==> flow/design.v <==
module AMBA_APB(
  input logic pclk,
  input logic prst_n,
  input logic [4:0] paddr,
  input logic pselx,
  input logic penable,
  input logic pwrite,
  input logic [31:0] pwdata,
  output logic pready,
  output logic [31:0] prdata
);
  reg [31:0] mem[31:0];
  typedef enum {
    IDLE    = 0,
    SETUP   = 1,
    ACCESS  = 2,
    XXX     = 3
  } state_e;
  state_e state, next;
  always_ff @(posedge pclk or negedge prst_n)
    if (!prst_n)  state <= IDLE;
    else          state <= next;
  always_comb begin
    next = XXX;
    case (state)
      IDLE: begin
        if (pselx & !penable) next = SETUP;
        else                  next = IDLE;
      end
      SETUP: begin
        if (penable & pselx)  next = ACCESS;
      end
      ACCESS: begin
        if (pready)           next = IDLE;
        else                  next = ACCESS;
      end
      default: begin
        next = IDLE;
      end
    endcase
  end
  always_ff @(posedge pclk or negedge prst_n) begin
    if (!prst_n) begin
      pready <= 0;
      prdata <= 0;
    end
    else begin
      if (next == ACCESS) begin
        if (pwrite) begin
          mem[paddr] <= pwrite ? pwdata : mem[paddr];
        end
        else begin
          prdata     <= mem[paddr];
        end
        pready       <= 1;
      end
      else begin
        pready       <= 0;
      end
    end
  end
endmodule
# Step by step through the tools: AMBA_APB
# Tool output for the design above before and after an edit, in the order of the flow.
# "orig" refers to lines of the RTL above, "edited" to lines of the edited file.
# "change" is "edited" less "orig", of the values as shown; "rel_change_pct" is that difference over "orig", in percent.
# Operators: Yosys type, input widths -> output width; for muxes data width and select width s.
# Not given: -
# design
top_module,AMBA_APB
clock,pclk
cell_library,sky130hd
lib_corner,tt_025C_1v80

# The edit
# The edit as a unified diff against the file above.
# The edit is scripted: it alters the design's behaviour and was not made to optimise anything.
# begin of diff
@@ -8,6 +8,8 @@
   input logic [31:0] pwdata,
   output logic pready,
-  output logic [31:0] prdata
+  output logic [31:0] prdata_pin
 );
+  logic [31:0] prdata;
+  always_ff @(posedge pclk) prdata_pin <= prdata;
   reg [31:0] mem[31:0];
   typedef enum {
# end of diff

# Word level
# Source: Yosys, flattened and elaborated. Widths are those after wreduce. Registers that Yosys merges into a memory's read port (data or address) are not register bits. Print and check cells do not count. Equal cells are merged and count once.
# bits
element,orig,edited,change,rel_change_pct
reg_bits,1059,1091,32,3.02
latchBits,0,0,0,-
ramBits,0,0,0,-
mem_bits_ro,0,0,0,-
clocked_rd_ports_x_width,0,0,0,-
n_memories,0,0,0,-
input_bits,42,42,0,0.00
output_inout_bits,33,33,0,0.00
# classes
element,orig,edited,change,rel_change_pct
add_sub_neg,0,0,0,-
n_mul,0,0,0,-
n_div,0,0,0,-
compare,0,0,0,-
eq_ne,34,34,0,0.00
shift,0,0,0,-
n_mux,6,6,0,0.00
logic,3,3,0,0.00
n_reduce_logical,36,36,0,0.00
# ops
op,orig,edited,change,rel_change_pct
$reduce_and 4->1,32,32,0,0.00
$eq 5x5->1 const B,16,16,0,0.00
$eq 5x4->1 const B,8,8,0,0.00
$eq 5x3->1 const B,4,4,0,0.00
$mux 1,3,3,0,0.00
$and 1x1->1,2,2,0,0.00
$eq 2x2->1 const B,2,2,0,0.00
$eq 5x2->1 const B,2,2,0,0.00
$eq 2x1->1 const B,1,1,0,0.00
$eq 5x1->1 const B,1,1,0,0.00
$logic_not 1->1,1,1,0,0.00
$logic_not 32->1,1,1,0,0.00
$logic_not 5->1,1,1,0,0.00
$mux 2,1,1,0,0.00
$not 1->1,1,1,0,0.00
$pmux 2 s3,1,1,0,0.00
$pmux 32 s32,1,1,0,0.00
$reduce_and 2->1,1,1,0,0.00

# Logic depth
# Depth = most cells in a row (Yosys ltp): at word level without a register or memory, in the mapped netlist without a sequential cell, where the memories' decode and read muxes count.
# logic_depth
element,orig,edited,change,rel_change_pct
word_depth,6,6,0,0.00
ABC_AREA,0,0,-,-
depth_mapped,11,10,-1,-9.09
mapped_depth_nobuf,6,6,0,0.00

# Netlist
# Yosys stat after the flow's synthesis: flattened, memories mapped to cells. It holds for the ABC_AREA given above (unset counts as 0); a run with the other value may have another netlist.
# synth_totals
element,orig,edited,change,rel_change_pct
cells,2289,2310,21,0.92
synth_area_um2,39644.3,40214.8,570.5,1.44
ffs,1061,1093,32,3.02
# types
cell,orig,edited,change,rel_change_pct
sky130_fd_sc_hd__and3_1,124,171,47,37.90
sky130_fd_sc_hd__dfxtp_1,0,32,32,-
sky130_fd_sc_hd__nor2_1,49,30,-19,-38.78
sky130_fd_sc_hd__a2111oi_0,29,47,18,62.07
sky130_fd_sc_hd__mux2i_1,19,6,-13,-68.42
sky130_fd_sc_hd__nor3_1,58,47,-11,-18.97
sky130_fd_sc_hd__nor2b_1,15,4,-11,-73.33
sky130_fd_sc_hd__a22o_1,23,13,-10,-43.48
sky130_fd_sc_hd__clkbuf_1,50,58,8,16.00
sky130_fd_sc_hd__a221oi_1,20,12,-8,-40.00
sky130_fd_sc_hd__inv_1,12,5,-7,-58.33
sky130_fd_sc_hd__a21oi_1,34,28,-6,-17.65
sky130_fd_sc_hd__nor2_2,10,15,5,50.00
sky130_fd_sc_hd__nor3b_1,8,3,-5,-62.50
sky130_fd_sc_hd__a22oi_1,307,303,-4,-1.30
sky130_fd_sc_hd__o21ai_0,36,40,4,11.11
sky130_fd_sc_hd__a32oi_1,12,8,-4,-33.33
sky130_fd_sc_hd__buf_6,12,8,-4,-33.33
# The list need not be complete.

# Timing after synthesis
# OpenSTA on the mapped netlist: ideal clock, no wires. The path of least setup slack (recovery checks aside). Input and output delay are each 20% of the period. Register names are those of the netlist, which keeps one name where synthesis merged equal registers.
# synth_timing
element,orig,edited,change,rel_change_pct
kind,input port to flip-flop,input port to flip-flop,-,-
start,input paddr[4],input paddr[3],-,-
end,register mem[1][0],register mem[16][0],-,-
period_ps,5000,5000,0,0.00
input_delay_ps,1000,1000,0,0.00
arrival_time_ps,4061,4038,-23,-0.57
t_required_ps,4539,4539,0,0.00
setup_slack_ps,478,501,23,-
delay_ps,3522,3499,-23,-0.65
stages,4,5,1,25.00
path_buffers,2,3,1,50.00
synth_period_reached_ps,4522,4499,-23,-0.51
# "delay_ps" is the arrival time less input delay plus setup time.
# "stages" counts driving pins, that of a launching flip-flop among them; a cell with two outputs on the path counts twice.
# "synth_period_reached_ps" is the clock period less the worst setup slack; recovery checks do not enter. This is arithmetic on one report: input and output delays are still those of the set period (20% each).
# The rows between start and end are the longest chain of elaborated cells between them; the timing report does not say that the signal goes this way. Where chains are equally long, one stands for them.
# Each line given opens the expression or statement behind the cell; cells for indexed reads and writes are added by Yosys, which also makes memories of some case tables.
# synth_between_orig
path_cell_list,sky130_fd_sc_hd__buf_4 -> sky130_fd_sc_hd__or3b_2 -> sky130_fd_sc_hd__buf_2 -> sky130_fd_sc_hd__nor3_1
elab_chain_len,2
# synth_rtl_orig
element,line,source
start: declaration,4,"input logic [4:0] paddr,"
$eq 5x1->1,50,mem[paddr] <= pwrite ? pwdata : mem[paddr];
$reduce_and 4->1,-,
end: assignment,50,
end: declaration,12,reg [31:0] mem[31:0];
# synth_between_edited
path_cell_list,sky130_fd_sc_hd__buf_4 -> sky130_fd_sc_hd__or2_4 -> sky130_fd_sc_hd__buf_4 -> sky130_fd_sc_hd__clkbuf_1 -> sky130_fd_sc_hd__nor3_1
elab_chain_len,2
# synth_rtl_edited
element,line,source
start: declaration,4,"input logic [4:0] paddr,"
$eq 5x5->1,52,mem[paddr] <= pwrite ? pwdata : mem[paddr];
$reduce_and 4->1,-,
end: assignment,52,
end: declaration,14,reg [31:0] mem[31:0];

# Path in the finished layout
# From the final timing report of each run of pair A: the path of least setup slack in the routed layout; clock arrival at registers is part of the times.
# The report prints the path's times to 10 ps; the period is as set.
# layout_timing
element,orig,edited,change,rel_change_pct
kind,input port to flip-flop,input port to flip-flop,-,-
start,input paddr[1],input paddr[3],-,-
end,register mem[14][5],register prdata[8],-,-
period_ps,5000,5000,0,0.00
input_delay_ps,1000,1000,0,0.00
arrival_time_ps,3720,4380,660,17.74
t_required_ps,5290,5560,270,5.10
setup_slack_ps,1580,1180,-400,-
stages,6,9,3,50.00
path_buffers,3,3,0,0.00
# The rows between start and end are the longest chain of elaborated cells between them; the timing report does not say that the signal goes this way. Where chains are equally long, one stands for them.
# layout_between_orig
path_cell_list,sky130_fd_sc_hd__buf_2 -> sky130_fd_sc_hd__buf_4 -> sky130_fd_sc_hd__nand2b_2 -> sky130_fd_sc_hd__nor3_4 -> sky130_fd_sc_hd__nor2b_4 -> sky130_fd_sc_hd__buf_4
elab_chain_len,2
# layout_rtl_orig
element,line,source
start: declaration,4,"input logic [4:0] paddr,"
$eq 5x4->1,50,mem[paddr] <= pwrite ? pwdata : mem[paddr];
$reduce_and 4->1,-,
end: assignment,50,
end: declaration,12,reg [31:0] mem[31:0];
# layout_between_edited
path_cell_list,sky130_fd_sc_hd__clkdlybuf4s50_1 -> sky130_fd_sc_hd__buf_4 -> sky130_fd_sc_hd__nor2_4 -> sky130_fd_sc_hd__buf_4 -> sky130_fd_sc_hd__and3_1 -> sky130_fd_sc_hd__a2111oi_0 -> sky130_fd_sc_hd__o2111ai_1 -> sky130_fd_sc_hd__nor4_1 -> sky130_fd_sc_hd__o21ai_1
elab_chain_len,2
# layout_rtl_edited
element,line,source
start: declaration,4,"input logic [4:0] paddr,"
$eq 5x5->1,55,prdata     <= mem[paddr];
$pmux 32 s32,55,
end: assignment,47,prdata <= 0;
end: assignment,55,
end: declaration,12,logic [31:0] prdata;

# Measured runs
# Both versions went through the flow (Yosys, OpenROAD) with the same settings in each pair. Constraints: input delay and output delay 20% of the set period each, output load 0.01 pF.
# flow_settings_pair_A
CORE_UTILIZATION,40
PLACE_DENSITY,0.6
period_ns,5.0
CAP_MARGIN,20
CORE_MARGIN,2
SLEW_MARGIN,20
# results_pair_A
element,orig,edited,change,rel_change_pct
ys_area_um2,39644.3,40214.8,570.5,1.44
die_footprint_um2,101646.0,103089.0,1443.0,1.42
finalUtil_pct,46.8,47.1,0.3,-
ws_setup_ps,1578,1179,-399,-
timing.hold.ws_ps,447,376,-71,-
fin_power_uw,18778,20042,1264,6.73
clock_period_reached_ps,3422,3821,399,11.66
# flow_settings_pair_B
CELL_PAD_IN_SITES_DETAIL_PLACEMENT,0
CORE_MARGIN,3
CORE_UTILIZATION,70
CTS_CLUSTER_DIAMETER,205
CTS_CLUSTER_SIZE,13
MAX_ROUTING_LAYER,met4
MIN_ROUTING_LAYER,met1
PLACE_DENSITY_LB_ADDON,0.28
SLEW_MARGIN,35
period_ns,2.44
CAP_MARGIN,20
# results_pair_B
element,orig,edited,change,rel_change_pct
ys_area_um2,39644.3,40214.8,570.5,1.44
die_footprint_um2,59526.2,60361.1,834.9,1.40
finalUtil_pct,86.7,86.5,-0.2,-
ws_setup_ps,56,-104,-160,-
fin_power_uw,37032,38852,1820,4.91
clock_period_reached_ps,2384,2544,160,6.71
# "clock_period_reached_ps" = clock period - worst setup slack. The figure is calculated, with input and output delays left at 20% of the set period.
# "fin_power_uw" is the tool's figure for a default switching activity; nothing was simulated.
